==> flow/design.v <==
module vDFFE(clk, load, in, out);
  parameter n=1;
  input clk, load;
  input [n-1:0] in;
  output [n-1:0] out;
  reg [n-1:0] out;
  reg [n-1:0] vDFF_in;
  always@(*)
    vDFF_in = (load) ? in : out;
  always @(posedge clk)
    out <= vDFF_in;
endmodule
module shifter(in, shift, sout);
	input [15:0] in;
	input [1:0] shift;
	output reg [15:0] sout;
	always@(*) begin
		case(shift)
			2'b00: sout = in;
			2'b01: sout = in << 1;
			2'b10: sout = in >> 1;
			2'b11: begin
				sout = in >> 1;
				sout[15] = in[15];
			end
			default: sout = in;
		endcase
	end
endmodule
module ALU(Ain, Bin, ALUop, out, Z);
	input [15:0] Ain, Bin;
	input [1:0] ALUop;
	output reg Z;
	output reg [15:0] out;
	always@(*) begin
		casex(ALUop)
			2'b00: out = Ain + Bin;
			2'b01: out = Ain - Bin;
			2'b10: out = Ain & Bin;
			2'b11: out = ~Bin;
			default: out = 16'bxxxxxxxxxxxxxxxx;
		endcase
		Z = (out == 16'b0) ? 1'b1 : 1'b0;
	end
endmodule
module regfile(data_in, writenum, write, readnum, clk, data_out);
	input [15:0] data_in;
	input [2:0] writenum, readnum;
	input write, clk;
	output reg [15:0] data_out;
	reg [7:0] writenum_out, readnum_out;
	reg [15:0] R0, R1, R2, R3, R4, R5, R6, R7;
	always@(*) begin
		writenum_out = 8'b0;
		case(writenum)
			3'b000: writenum_out[0] = 1'b1;
			3'b001: writenum_out[1] = 1'b1;
			3'b010: writenum_out[2] = 1'b1;
			3'b011: writenum_out[3] = 1'b1;
			3'b100: writenum_out[4] = 1'b1;
			3'b101: writenum_out[5] = 1'b1;
			3'b110: writenum_out[6] = 1'b1;
			3'b111: writenum_out[7] = 1'b1;
			default: writenum_out = 8'b0;
		endcase
	end
	always@(posedge clk) begin
		if(write) begin
			case(writenum_out)
				8'b00000001: R0 <= data_in;
				8'b00000010: R1 <= data_in;
				8'b00000100: R2 <= data_in;
				8'b00001000: R3 <= data_in;
				8'b00010000: R4 <= data_in;
				8'b00100000: R5 <= data_in;
				8'b01000000: R6 <= data_in;
				8'b10000000: R7 <= data_in;
				default: {R0, R1, R2, R3, R4, R5, R6, R7} <= {8'b0, 8'b0, 8'b0, 8'b0, 8'b0, 8'b0, 8'b0, 8'b0};
			endcase
		end
	end
	always@(*) begin
		readnum_out = 8'b0;
		case(readnum)
			3'b000: readnum_out[0] = 1'b1;
			3'b001: readnum_out[1] = 1'b1;
			3'b010: readnum_out[2] = 1'b1;
			3'b011: readnum_out[3] = 1'b1;
			3'b100: readnum_out[4] = 1'b1;
			3'b101: readnum_out[5] = 1'b1;
			3'b110: readnum_out[6] = 1'b1;
			3'b111: readnum_out[7] = 1'b1;
			default: readnum_out = 8'b0;
		endcase
	end
	always@(*) begin
		case(readnum_out)
			8'b00000001: data_out = R0;
			8'b00000010: data_out = R1;
			8'b00000100: data_out = R2;
			8'b00001000: data_out = R3;
			8'b00010000: data_out = R4;
			8'b00100000: data_out = R5;
			8'b01000000: data_out = R6;
			8'b10000000: data_out = R7;
			default: data_out = 16'b0;
		endcase
	end
endmodule
module datapath(clk,readnum,vsel,loada,loadb,shift,asel,bsel,ALUop,loadc,loads,writenum,write,mdata,PC,sximm5,sximm8,Z_out,datapath_out);
  input clk;
  input [2:0] readnum, writenum;
  input [1:0] ALUop, shift;
  input write, loada, loadb, asel, bsel, loadc, loads;
  input [1:0] vsel;
  input [15:0] sximm5, sximm8, mdata;
  input [7:0] PC;
  output [15:0] datapath_out;
  output [2:0] Z_out;
  wire [15:0] data_out;
  wire [15:0] out;
  wire [15:0] sout;
  wire Z;
  wire [15:0] in;
  wire [15:0] in_loadA;
  wire [15:0] datapath_out;
  wire [2:0] Z_out;
  reg [15:0] data_in;
  reg [15:0] Ain;
  reg [15:0] Bin;
  reg [2:0] status_in;
  regfile REGFILE(.data_in(data_in),.writenum(writenum),.write(write),.readnum(readnum),.clk(clk),.data_out(data_out));
  ALU U2(.Ain(Ain),.Bin(Bin),.ALUop(ALUop),.out(out),.Z(Z));
  shifter U1(.in(in),.shift(shift),.sout(sout));
  always@(*)begin   
    case(vsel)
      2'b00: data_in = datapath_out;
      2'b01: data_in = {8'b0, PC};
      2'b10: data_in = sximm8;
      2'b11: data_in = mdata;
      default: data_in = 16'b0;
    endcase
  end
  always@(*)begin
    if(asel == 1'b1)  
      Ain = 16'b0000000000000000;
    else
      Ain = in_loadA;
  end
  always@(*)begin
    if(bsel == 1'b1)  
      Bin = sximm5;
    else
      Bin = sout;
  end
  always@(*) begin
    status_in[2] = (Ain[15]^Bin[15]) ? 0 : (out[15]^Ain[15]);
    status_in[1] = out[15];
    status_in[0] = Z;
  end
  vDFFE #(16) A(clk, loada, data_out, in_loadA);
  vDFFE #(16) B(clk, loadb, data_out, in);
  vDFFE #(16) C(clk, loadc, out, datapath_out);
  vDFFE #(3) STATUS(clk, loads, status_in, Z_out);
endmodule
module cpu(clk, reset, s, load, in, out, N, V, Z, w);
    input clk, reset, s, load;
    input [15:0] in;
    output [15:0] out;
    output reg N, V, Z, w;
    parameter Swait = 4'b0000, Sdecode = 4'b0001, SgetA = 4'b0010, SgetB = 4'b0011, Swrite = 4'b0100, Srewrite = 4'b0101, Salu = 4'b0110, Sshift = 4'b0111, Sloadout = 4'b1000;
    wire [15:0] decoder_in;
    reg [1:0] op, shift;
    reg [15:0] sximm5, sximm8;
    reg [2:0] opcode, readnum, writenum;
    reg [3:0] state;
    reg [2:0] nsel;
    reg [1:0] vsel;
    reg loada, loadb, asel, bsel, loadc, loads, write;
    wire [2:0] Z_out;
    vDFFE #(16) Instruct_Reg(clk, load, in, decoder_in);
    always@(*) begin
        op = decoder_in[12:11];
        sximm5 = { {11{decoder_in[4]}}, decoder_in[4:0] };
        sximm8 = { {8{decoder_in[7]}}, decoder_in[7:0] };
        shift = decoder_in[4:3];
        opcode = decoder_in[15:13];
    end
    always@(*)begin
       case(nsel)
            3'b001: begin
                readnum = decoder_in[2:0];
                writenum = decoder_in[2:0];
            end  
            3'b010: begin
                readnum = decoder_in[7:5];
                writenum = decoder_in[7:5];
            end  
            3'b100: begin
                readnum = decoder_in[10:8];
                writenum = decoder_in[10:8];
            end  
            default: {readnum, writenum} = 3'b0;
        endcase 
    end
    reg [3:0] state_t;
    reg w_t;
    reg [2:0] nsel_t;
    reg [1:0] vsel_t;
    reg loada_t, loadb_t, asel_t, bsel_t, loadc_t, loads_t, write_t;
    always @(posedge clk) begin
        {state_t, w_t, nsel_t, vsel_t} = {state, w, nsel, vsel};
        {loada_t, loadb_t, asel_t, bsel_t, loadc_t, loads_t, write_t} = {loada, loadb, asel, bsel, loadc, loads, write};
        if(reset == 1'b1) {w_t, state_t} = {1'b1, Swait};
        else begin
            case(state_t)
                Sdecode: begin
                    if(opcode == 3'b110 && op == 2'b10) {w_t, state_t} = {1'b0, Swrite};
                    else {w_t, state_t} = {1'b0, SgetA};
                end
                Swrite: state_t = Swait;
                Swait: begin 
                    state_t = (s == 1'b1) ? Sdecode : Swait;
                    w_t = ~s;
                end
                SgetA: state_t = SgetB;
                SgetB: begin
                    if(opcode == 3'b110 && op == 2'b0) state_t = Sshift;
                    else if(opcode == 3'b101) state_t = Salu;
                end
                Salu: state_t = Sloadout;
                Sshift: state_t = Sloadout;
                Sloadout: state_t = Srewrite;
                Srewrite: state_t = Swait;
                default: {state_t, w_t} = {Swait, 1'b1};
            endcase
        end
        case(state_t)
            SgetA: {nsel_t, loada_t, loadb_t} = {3'b100, 1'b1, 1'b0};
            SgetB: {nsel_t, loadb_t, loada_t} = {3'b001, 1'b1, 1'b0};
            Salu: {asel_t, bsel_t} = {1'b0, 1'b0};
            Sshift: {asel_t, bsel_t} = {1'b1, 1'b0};
            Sloadout: {loadc_t, loads_t} = {1'b1, 1'b1};
            Srewrite: {vsel_t, nsel_t, write_t} = {2'b0, 3'b010, 1'b1};
            Swrite: {vsel_t, nsel_t, write_t} = {2'b10, 3'b100, 1'b1};
            default: begin 
                {nsel_t, vsel_t} = {3'b0, 2'b0};
                {loada_t, loadb_t, loadc_t, loads_t, asel_t, bsel_t, write_t} = 1'b0;
            end
        endcase
        {state, w, nsel, vsel} <= {state_t, w_t, nsel_t, vsel_t};
        {loada, loadb, asel, bsel, loadc, loads, write} <= {loada_t, loadb_t, asel_t, bsel_t, loadc_t, loads_t, write_t};
    end
    datapath DP(
        .clk(clk), 
        .readnum(readnum), 
        .vsel(vsel), 
        .loada(loada), 
        .loadb(loadb), 
        .shift(shift),
        .asel(asel),
        .bsel(bsel),
        .ALUop(op),
        .loadc(loadc),
        .loads(loads),
        .writenum(writenum),
        .write(write),
        .mdata(16'b0),
        .PC(8'b0),
        .sximm5(sximm5),
        .sximm8(sximm8),
        .Z_out(Z_out),
        .datapath_out(out)
    );
    always @(*) begin
        V = Z_out[2];
        N = Z_out[1];
        Z = Z_out[0];
    end
endmodule
## Reports on cpu

What the tools print for cpu, step after step.
Line numbers count from 1 in the design file above.
Operators carry their Yosys type and port widths (W data, S select, Z words).
Cell names lack the library's common part.
A cell with - has no value.

- Top module: cpu
- Clock input: clk
- Cell library: sky130hd
- Library corner: tt_025C_1v80

## Word-level counts

Counts by Yosys on the flattened word-level netlist (proc, flatten, opt, wreduce; memories kept). Register bits leave out memories and registers merged into their read ports (data or address). Print and check cells are left out.
Memory sizes are those after Yosys's memory passes, which may raise the word count (mostly to a power of two), join words into wider ones and drop unused or constant bits.

- Equality and inequality tests: 45
- Reductions and logical operators: 35
- $add $sub $neg: 2
- Mux-type cells: 30
- Bitwise operators: 13

Operators with widths:

| kind | number |
|---|---|
| $pmux W16 S2 | 8 |
| $pmux W16 S8 | 1 |
| $pmux W16 S4 | 1 |
| $reduce_or A7 Y1 | 9 |
| $pmux W16 S3 | 1 |
| $pmux W15 S3 | 1 |
| $eq A4 B3 Y1 const B | 8 |
| $pmux W4 S6 | 1 |
| $add A16 B16 Y16 | 1 |
| $sub A16 B16 Y16 | 1 |
| $and A16 B16 Y16 | 1 |
| $not A16 Y16 | 1 |
| $logic_not A16 Y1 | 1 |
| $reduce_and A2 Y1 | 8 |
| $eq A4 B2 Y1 const B | 4 |
| $eq A8 B1 Y1 const B | 2 |
| $eq A8 B2 Y1 const B | 2 |
| $eq A8 B3 Y1 const B | 2 |
| $eq A8 B4 Y1 const B | 2 |
| $eq A8 B5 Y1 const B | 2 |
| $eq A8 B6 Y1 const B | 2 |
| $eq A8 B7 Y1 const B | 2 |
| $eq A8 B8 Y1 const B | 2 |
| $mux W16 | 1 |
| $reduce_or A5 Y1 | 3 |
| $eq A2 B2 Y1 const B | 6 |
| $reduce_or A2 Y1 | 6 |
| $pmux W3 S4 | 1 |

Other operator kinds: 20; their cells: 45.

- Memories: 2
- Memory bits (read-only): 128
- Flip-flop bits (word level): 210
- Bits of input ports: 20
- Elaborated cells: 150
- Output and inout bits: 20

Memory list:

| memory | depth | bits a word | rd ports | wr ports | RTL line | source |
|---|---|---|---|---|---|---|
| (no name shown) | 8 | 8 | 1 | 0 | 84 | `case(readnum)` |
| (no name shown) | 8 | 8 | 1 | 0 | 55 | `case(writenum)` |

## Depth

Longest topological path by Yosys (ltp), each cell counted once; first at word level (registers and memories cut), then after technology mapping (sequential cells cut; the memories' decode and read muxes count).

- Word-level depth: 8
- ABC_AREA: 0
- Gate-level depth with buffers: 20
- Gate-level depth less buffers: 18

## Synthesis result

Source: synth_stat.txt of the flow (Yosys; design flattened, memories mapped). It holds for the ABC_AREA given above (unset counts as 0); a run with the other value may have another netlist.
Totals and module areas in this step are rounded.

Cell types:

| type | number | area in all (um2) |
|---|---|---|
| edfxtp_1 | 199 | 5.98E+03 |
| nor2_1 | 169 | 634.358 |
| a21oi_1 | 65 | 325.312 |
| nand2_1 | 83 | 311.549 |
| mux2i_1 | 31 | 310.298 |
| ha_1 | 23 | 287.776 |
| dfxtp_1 | 14 | 280.269 |
| o21ai_0 | 48 | 240.23 |
| nor2b_1 | 34 | 212.704 |
| a22oi_1 | 26 | 195.187 |
| xnor2_1 | 16 | 140.134 |
| clkbuf_1 | 31 | 116.362 |
| xor2_1 | 10 | 87.584 |
| nor3_1 | 16 | 80.077 |
| a2bb2oi_1 | 9 | 78.826 |
| nand3_1 | 12 | 60.058 |
| buf_6 | 5 | 56.304 |
| mux2_2 | 5 | 56.304 |

Other cell types: 52; their cells: 130.

- Cell area after synthesis: 0.01 mm2
- Mapped cells: 926
- Flip-flop cells: 213
- Buffers: 40
- Sequential area: 0.0063 mm2

By module: a second synthesis without flattening, with its own total; a netlist apart from the flattened one above.

- Cell total of the unflattened synthesis: 889
- Area total of the unflattened synthesis: 0.012 mm2

Rows give one instance, submodules left out.

By module:

| module | area (mm2) | instances | cells |
|---|---|---|---|
| regfile | 0.0059 | 1 | 341 |
| vDFFE #(n=16) | 0.00048 | 4 | 16 |
| ALU | 0.0016 | 1 | 232 |
| cpu | 0.00097 | 1 | 97 |
| datapath | 0.00072 | 1 | 77 |
| shifter | 0.00044 | 1 | 75 |
| vDFFE #(n=3) | 0.00009 | 1 | 3 |

## Worst setup path after synthesis

OpenSTA on the mapped netlist: ideal clock, no wires. The path of least setup slack (recovery checks aside). Input and output delay are each 20% of the period. Register names are those of the netlist, which keeps one name where synthesis merged equal registers.

- Path type: register to register
- Start point: register Instruct_Reg.out[3]
- End point: register DP.STATUS.out[0]
- Delay of the path: 4.012 ns
- Required time: 7.866 ns
- Data arrival time: 3.878 ns
- Library setup time: 0.134 ns
- Slack: 3.988 ns
- Stages: 20
- Time at the first pin: 0.000 ns
- Clock period: 8.0 ns
- Period reached after synthesis: 4.012 ns

"delay of the path" = arrival - input delay + setup time.
"stages": output pins that drive a net of the path, with the launching flip-flop's if there is one; two outputs of one cell count as two.
"period reached after synthesis" = period - worst setup slack (recovery checks aside). The figure is calculated, with input and output delays left at 20% of the set period.
Between the ends stands the longest chain of elaborated cells between them, by number of cells; it is not shown to be the way that was timed. Of several equally long chains one is given.
A line is the first line of the expression or statement that the cell stems from. Yosys adds cells for indexed reads and writes and turns some case tables into memories.

- Cells stage by stage: edfxtp_1 inv_1 ha_1 buf_6 o21ai_0 o21ai_1 inv_1 ha_1 a31oi_1 nor2_1 xor2_1 ha_1 and3_1 o211ai_1 nor2b_1 o31ai_1 nand2b_1 mux2i_1 or3_1 and4bb_1
- Cells in the longest elaborated chain: 7
- Elaborated cells between the ends (all ways): 15

RTL lines, path after synthesis:

| element | RTL line | source |
|---|---|---|
| from (decl) | 5 | `output [n-1:0] out;` |
| from (assign) | 11 | `out <= vDFF_in;` |
| $eq A2 B2 Y1 | 18 | `case(shift)` |
| $reduce_or A2 Y1 | - |  |
| $pmux W15 S3 | 18 |  |
| $sub A16 B16 Y16 | 38 | `2'b01: out = Ain - Bin;` |
| $pmux W16 S4 | 36 | `casex(ALUop)` |
| $logic_not A16 Y1 | 43 | `Z = (out == 16'b0) ? 1'b1 : 1'b0;` |
| $mux W1 | 43 |  |
| to (assign) | 11 |  |
| to (decl) | 5 |  |

## Path in the finished layout

From the final timing report of run 1: the path of least setup slack in the routed layout; clock arrival at registers is part of the times.

- Path type: register to register
- Start point: register Instruct_Reg.out[3]
- End point: register DP.STATUS.out[0]
- Slack: 0.45 ns
- Clock period: 5.13 ns
- Stages: 18
- Data arrival time: 5.06 ns
- Library setup time: 0.13 ns
- Time at the first pin: 0.51 ns
- Required time: 5.51 ns

Between the ends stands the longest chain of elaborated cells between them, by number of cells; it is not shown to be the way that was timed. Of several equally long chains one is given.

- Cells stage by stage: edfxtp_1 inv_1 ha_1 o21ai_0 a2bb2oi_1 nor3_2 a31oi_1 nor2_1 xor2_1 ha_1 and3_1 o211ai_1 nor2b_1 o31ai_1 nand2b_1 mux2i_1 or3_1 and4bb_1
- Cells in the longest elaborated chain: 7
- Elaborated cells between the ends (all ways): 15

RTL lines, path post-layout:

| element | RTL line | source |
|---|---|---|
| from (decl) | 5 | `output [n-1:0] out;` |
| from (assign) | 11 | `out <= vDFF_in;` |
| $eq A2 B2 Y1 | 18 | `case(shift)` |
| $reduce_or A2 Y1 | - |  |
| $pmux W15 S3 | 18 |  |
| $sub A16 B16 Y16 | 38 | `2'b01: out = Ain - Bin;` |
| $pmux W16 S4 | 36 | `casex(ALUop)` |
| $logic_not A16 Y1 | 43 | `Z = (out == 16'b0) ? 1'b1 : 1'b0;` |
| $mux W1 | 43 |  |
| to (assign) | 11 |  |
| to (decl) | 5 |  |

# Flow runs of cpu

Flow measurements of cpu on sky130hd: 3 stored runs with different settings, listed in no order. Input and output delays are each 20% of the period that was set; the output load is 0.01 pF.
"period reached" is the run's clock period less its worst setup slack. It is reckoned from that one timing run; input and output delays stay at 20% of the period that was set.
"time on the worst setup path" is the time allowed to the run's worst setup path (the clock period less input and output delay, where it has them) less its slack. Clock arrival times count: a late capture clock shortens it, a late launch clock lengthens it.
"total power after layout" rests on the timing tool's default activity at the inputs, not on a simulated workload.
The results are shown rounded.
Settings: . = not set for that run.
Results: . = not shown.

| setting or result | run 1 | run 2 | run 3 |
|---|---|---|---|
| CORE_UTILIZATION | 67 | 62 | 35 |
| period_ns | 5.13 | 4.96 | 4.76 |
| CAP_MARGIN | 20 | 20 | 20 |
| CORE_MARGIN | 2 | 2 | 2 |
| SLEW_MARGIN | 20 | 20 | 20 |
| ABC_AREA | . | 1 | 1 |
| CELL_PAD_IN_SITES_DETAIL_PLACEMENT | . | 1 | 2 |
| CTS_CLUSTER_SIZE | . | 84 | . |
| MIN_ROUTING_LAYER | . | met2 | met2 |
| SETUP_SLACK_MARGIN | . | 0.71 | -0.19 |
| TNS_END_PERCENT | . | 80 | 25 |
| CORE_ASPECT_RATIO | . | . | 1.15 |
| CTS_CLUSTER_DIAMETER | . | . | 386 |
| GPL_ROUTABILITY_DRIVEN | . | . | 1 |
| GPL_TIMING_DRIVEN | . | . | 0 |
| MAX_ROUTING_LAYER | . | . | met5 |
| PLACE_DENSITY | . | . | 0.73 |
| total power after layout (mW) | 4.5 | . | 5.3 |
| worst hold slack after layout (ns) | 0.47 | . | 0.48 |
| total negative setup slack (ns) | 0.000 | . | -0.097 |
| chip area after synthesis (Yosys) (mm2) | 0.01 | . | 0.01 |
| standard-cell area after layout (mm2) | 0.012 | . | 0.012 |
| time on the worst setup path (ns) | 4.68 | . | 4.86 |
| class of the worst setup path | register to register | . | register to register |
| period reached (ns) | 4.678 | . | 4.857 |
| total die area (mm2) | 0.017 | . | 0.031 |
| setup slack of the critical path (ns) | 0.45 | . | -0.097 |

Run 2: unfinished; error GRT-0116 in routing
